==> flow/design.v <==
`timescale 1ns/1ns
module ALU (
    input  logic clk,
    input  logic rst_n,
    input  logic [5:0] alu_op,
    input  logic word,
    input  logic [15:0] a,
    input  logic [15:0] b,
    input  logic cf_in,
    input  logic [4:0] shift_cnt,
    output logic [15:0] result
);
    logic [15:0] a_in, b_in;
    parameter ADD = 6'b000000;
    parameter SUB = 6'b000001;
    parameter CMP = 6'b000010;
    parameter INC = 6'b000011;
    parameter DEC = 6'b000100;
    parameter NEG = 6'b000101;
    parameter AND = 6'b000110;
    parameter OR = 6'b000111;
    parameter XOR = 6'b001000;
    parameter NOT = 6'b001001;
    parameter TEST = 6'b001010;
    parameter SHL = 6'b001011;
    parameter SHR = 6'b001100;
    parameter SAR = 6'b001101;
    parameter ROL = 6'b001110;
    parameter ROR = 6'b001111;
    parameter RCL = 6'b010000;
    parameter RCR = 6'b010001;
    parameter MUL = 6'b010010;
    parameter IMUL = 6'b010011;
    parameter DIV = 6'b010100;
    parameter IDIV = 6'b010101;
    always @(posedge clk or negedge rst_n) begin
        if (!rst_n) begin
            a_in <= 0;
            b_in <= 0;
        end else begin
            case(alu_op)
                ADD: begin
                    result <= a + b;
                end
                SUB: begin
                    result <= a - b;
                end
                CMP: begin
                    result <= a - b;
                end
                INC: begin
                    result <= a + 1;
                end
                DEC: begin
                    result <= a - 1;
                end
                NEG: begin
                    result <= 0 - a;
                end
                AND: begin
                    result <= a & b;
                end
                OR: begin
                    result <= a | b;
                end
                XOR: begin
                    result <= a ^ b;
                end
                NOT: begin
                    result <= ~a;
                end
                TEST: begin
                    result <= a & b;
                end
                SHL: begin
                    result <= a << shift_cnt;
                end
                SHR: begin
                    result <= a >> shift_cnt;
                end
                SAR: begin
                    result <= a >>> shift_cnt;
                end
                ROL: begin
                    result <= {a[15:0], a[15:0]};
                end
                ROR: begin
                    result <= {a[0], a[15:1]};
                end
                RCL: begin
                    result <= {a[15:0], cf_in};
                end
                RCR: begin
                    result <= {cf_in, a[15:0]};
                end
                MUL: begin
                    result <= a * b;    
                end
                IMUL: begin
                    result <= a * b;    
                end
                DIV: begin
                    result <= (b == 16'd0) ? 16'hFFFF : a / b;
                end
                IDIV: begin
                    result <= (b == 16'd0) ? 16'hFFFF : a / b;
                end
            endcase
        end
    end
endmodule
; ---- From RTL to reports: ALU
; What the tools print for ALU, step after step.
; Lines are those of the file above, counted from 1.
; Operators: Yosys type, input widths -> output width; for muxes data width and select width s.
; Library cell names are shortened.
; The mark n/a stands for no value.
[inputs]
top = ALU
clk_port = clk
cell_library = sky130hd
corner = tt_025C_1v80

; ---- After elaboration
; Yosys after proc, flatten, opt, wreduce and memory -nomap, before mapping. Memory bits, and registers merged into a memory's read port (data or address), are not among the register bits. Print and check cells are not counted. Equal cells are merged and count once.
[classes]
n_cmp = 0
div_mod_pow = 1
mux = 2
logic = 4
equal = 21
shifts = 3
add_sub_neg = 5
n_reduce_logical = 9
mul = 1
[op_table]
columns = operator, n
row1 = $pmux 16 s17, 1
row2 = $div 16x16->16, 1
row3 = $mul 16x16->16, 1
row4 = $eq 6x4->1 const B, 8
row5 = $eq 6x5->1 const B, 6
row6 = $eq 6x3->1 const B, 4
row7 = $reduce_bool 18->1, 1
row8 = $sub 1x16->16 const A, 1
row9 = $add 16x1->16 const B, 1
row10 = $sub 16x1->16 const B, 1
row11 = $add 16x16->16, 1
row12 = $sub 16x16->16, 1
row13 = $and 16x16->16, 1
row14 = $or 16x16->16, 1
row15 = $xor 16x16->16, 1
row16 = $shl 16x5->16, 1
row17 = $shr 16x5->16, 1
row18 = $sshr 16x5->16, 1
row19 = $not 16->16, 1
row20 = $logic_not 16->1, 1
row21 = $mux 16, 1
row22 = $eq 6x2->1 const B, 2
row23 = $reduce_or 2->1, 5
row24 = $eq 6x1->1 const B, 1
row25 = $logic_not 6->1, 1
row26 = $reduce_and 2->1, 1
[word_totals]
latchBits = 0
register_bits = 16
rom_bits = 0
clocked_rd_ports_x_width = 0
mem_bits_rw = 0
output_inout_bits = 16
inputBits = 47
memories = 0

; ---- Longest topological paths
; Yosys ltp: most cells in a row. Word level: on the elaborated netlist, between registers, memories and ports. Mapped: between sequential cells and ports; inverters and the memories' decode and read muxes count.
[logic_depth]
depth_word = 4
ABC_AREA = 0
mapped_depth = 128

; ---- Mapped cells and area
; Source: synth_stat.txt of the flow (Yosys; design flattened, memories mapped). It holds for the ABC_AREA given above (unset counts as 0); a run with the other value may have another netlist.
; The area totals of this step are shown rounded.
[synth_totals]
yosys_area_um2 = 15850
buffers = 116
cells = 2158
flip_flops = 16
[types]
columns = type, n, area_total_um2
row1 = ha_1, 238, 2.98E+03
row2 = fa_1, 81, 1.62E+03
row3 = nand2_1, 222, 833.299
row4 = nor2_1, 207, 776.995
row5 = xnor2_1, 76, 665.638
row6 = a21oi_1, 131, 655.629
row7 = inv_1, 173, 649.373
row8 = o21ai_0, 106, 530.509
row9 = edfxtp_1, 16, 480.461
row10 = xor2_1, 46, 402.886
row11 = clkbuf_1, 89, 334.07
row12 = o211ai_1, 44, 330.317
row13 = mux2_2, 28, 315.302
row14 = a21o_1, 40, 300.288
row15 = mux2i_1, 30, 300.288
row16 = o21a_1, 38, 285.274
row17 = nor3_1, 56, 280.269
row18 = nand3_1, 55, 275.264
; Not listed: further types 77, cells in them 482.

; ---- Path before layout
; Path of least setup slack by OpenSTA after synthesis, without wires, with an ideal clock, recovery checks aside; 20% of the period is set as input and as output delay. Where synthesis merged equal registers, the netlist keeps one of their names.
[synth_timing]
path_type = input-to-reg
start = input port b[0]
end = register result[0]
arrival_ps = 45923
required_ps = 99728
period_ps = 100000
delay_ps = 26195
n_path_buf = 9
setup_slack_ps = 53805
input_delay_ps = 20000
setup_ps = 272
stages = 115
synth_period_reached_ps = 46195
; "delay_ps" is the arrival time less input delay plus setup time.
; "stages": output pins that drive a net of the path, with the launching flip-flop's if there is one; two outputs of one cell count as two.
; "synth_period_reached_ps" = period - worst setup slack (recovery checks aside). The figure is calculated, with input and output delays left at 20% of the set period.
; The rows between start and end are the longest chain of elaborated cells between them; the timing report does not say that the signal goes this way. Where chains are equally long, one stands for them.
; A line is the first line of the expression or statement that the cell stems from. Yosys adds cells for indexed reads and writes and turns some case tables into memories.
; A register here has more assigning lines than the two given.
[synth_between]
cell_sequence = clkbuf_1 clkinv_1 ha_1 or2_2 a31oi_1 nor2_1 ha_1 o21a_1 o2111a_1 or4b_2 o31ai_1 ha_1 a21oi_1 nand2_1 a21o_1 and2_1 ha_1 o21ai_0 [... 79 more ...] ha_1 o211ai_1 a211oi_1 o31a_1 a221o_1 nand2_1 a311oi_1 clkbuf_1 mux2_2 ha_1 o21a_1 o21a_1 o21a_1 o21a_1 o211ai_1 a211oi_1 o21ai_0 a22oi_1
elab_chain_len = 3
cone_cells = 10
[synth_lines]
columns = item, line_no
row1 = "start, declared", 8  ; input  logic [15:0] b,
row2 = $div 16x16->16, 106  ; result <= (b == 16'd0) ? 16'hFFFF : a / b;
row3 = $mux 16, 106
row4 = $pmux 16 s17, 41  ; case(alu_op)
row5 = "end, assigned", 43  ; result <= a + b;
row6 = "end, assigned", 46  ; result <= a - b;
row7 = "end, declared", 11  ; output logic [15:0] result

; ---- Timing after layout
; Path of least setup slack in the final report of entry A (OpenROAD, finished layout, wires in). Where an end is a register, its clock arrival counts in the times.
; The path's times are printed in steps of 10 ps; the period is the one set.
[layout_timing]
path_type = input-to-reg
start = input port b[5]
end = register result[0]
period_ps = 52800
input_delay_ps = 10560
n_path_buf = 2
setup_ps = 290
stages = 109
required_ps = 52760
arrival_ps = 42880
setup_slack_ps = 9880
; The rows between start and end are the longest chain of elaborated cells between them; the timing report does not say that the signal goes this way. Where chains are equally long, one stands for them.
; A register here has more assigning lines than the two given.
[layout_between]
cell_sequence = clkdlybuf4s50_1 nor3_1 and4_1 and3_1 nor2_1 ha_1 o21a_1 o2111a_1 or4b_2 o31ai_1 ha_1 a21oi_1 nand2_1 a21o_1 and2_1 ha_1 o21ai_0 a22oi_1 [... 73 more ...] ha_1 o211ai_1 a211oi_1 o31a_1 a221o_1 nand2_1 a311oi_4 buf_4 inv_1 and3_1 a221o_1 ha_1 a21o_1 a21o_1 a211oi_1 o21ai_0 o21ai_0 a22oi_1
elab_chain_len = 3
cone_cells = 4
[layout_lines]
columns = item, line_no
row1 = "start, declared", 8  ; input  logic [15:0] b,
row2 = $div 16x16->16, 106  ; result <= (b == 16'd0) ? 16'hFFFF : a / b;
row3 = $mux 16, 106
row4 = $pmux 16 s17, 41  ; case(alu_op)
row5 = "end, assigned", 43  ; result <= a + b;
row6 = "end, assigned", 46  ; result <= a - b;
row7 = "end, declared", 11  ; output logic [15:0] result

==> runs of ALU <==
Design ALU on sky130hd. What follows are 2 stored runs of the flow, each under its own settings; their order means nothing. The constraints put input and output delay at 20% of the set period each and load the outputs with 0.01 pF.
"achievedPeriod_ps": clock period set for the run, less the worst setup slack. It is reckoned from that one timing run; input and output delays stay at 20% of the period that was set.
By "worst_path_ps" is meant the share of the clock period that the worst setup path is allowed (20% is reserved at inputs, 20% at outputs), minus its slack. Clock arrival times at its registers enter into it.
By "power.total_uw" is meant OpenSTA's value without simulated activity: inputs other than the clock are taken to toggle once in ten clock periods, and the tool carries that through the logic.
"worst_path_ps" is given in steps of 10 ps.
The measured numbers are rounded.

# entry A
==> flow/run.sh <==
#!/bin/bash
# the make line also repeats the synthesis and layout settings of config.mk as NAME=value (left out here)
make -C /OpenROAD-flow-scripts/flow DESIGN_CONFIG=/design/flow/config.mk WORK_HOME=/design/flow/orfs CLKGATE_MAP_FILE= finish
==> flow/config.mk <==
export PLATFORM = sky130hd
export DESIGN_NAME = ALU
export DESIGN_NICKNAME = ALU
export VERILOG_FILES = /design/flow/design.v
export SDC_FILE = /design/flow/constraint.sdc
export NUM_CORES = 4
export LEC_CHECK = 0
export CAP_MARGIN = 20
export CORE_MARGIN = 2
export CORE_UTILIZATION = 25
export SLEW_MARGIN = 20
==> flow/constraint.sdc <==
create_clock -name core_clock -period 52.8 [get_ports {clk}]
set_input_delay 10.5600 -clock core_clock [delete_from_list [all_inputs] [get_ports {clk}]]
set_output_delay 10.5600 -clock core_clock [all_outputs]
set_load 0.01 [all_outputs]

==> entry A: results <==
ws_hold_ps=11380
synthArea_um2=15850
tns_ps=0
power.total_uw=398.8
stdcell_area_um2=17560
finish.utilization_pct=27.9
worst_path_ps=32360
worst_setup_path_type="input-to-reg"
achievedPeriod_ps=42922
total_die_area_um2=65420
worst_setup_slack_ps=9878

# entry B
==> flow/run.sh <==
#!/bin/bash
# the make line also repeats the synthesis and layout settings of config.mk as NAME=value (left out here)
make -C /OpenROAD-flow-scripts/flow DESIGN_CONFIG=/design/flow/config.mk WORK_HOME=/design/flow/orfs CLKGATE_MAP_FILE= finish
==> flow/config.mk <==
export PLATFORM = sky130hd
export DESIGN_NAME = ALU
export DESIGN_NICKNAME = ALU
export VERILOG_FILES = /design/flow/design.v
export SDC_FILE = /design/flow/constraint.sdc
export NUM_CORES = 4
export LEC_CHECK = 0
export CAP_MARGIN = 20
export CORE_MARGIN = 2
export CORE_UTILIZATION = 40
export SLEW_MARGIN = 20
==> flow/constraint.sdc <==
create_clock -name core_clock -period 52.8 [get_ports {clk}]
set_input_delay 10.5600 -clock core_clock [delete_from_list [all_inputs] [get_ports {clk}]]
set_output_delay 10.5600 -clock core_clock [all_outputs]
set_load 0.01 [all_outputs]

==> entry B: results <==
tns_ps=0
total_die_area_um2=41220
synthArea_um2=15850
ws_hold_ps=11320
power.total_uw=390.1
achievedPeriod_ps=42935
finish.utilization_pct=44.0
stdcell_area_um2=17120
worst_setup_slack_ps=9865
worst_path_ps=32370
worst_setup_path_type="input-to-reg"
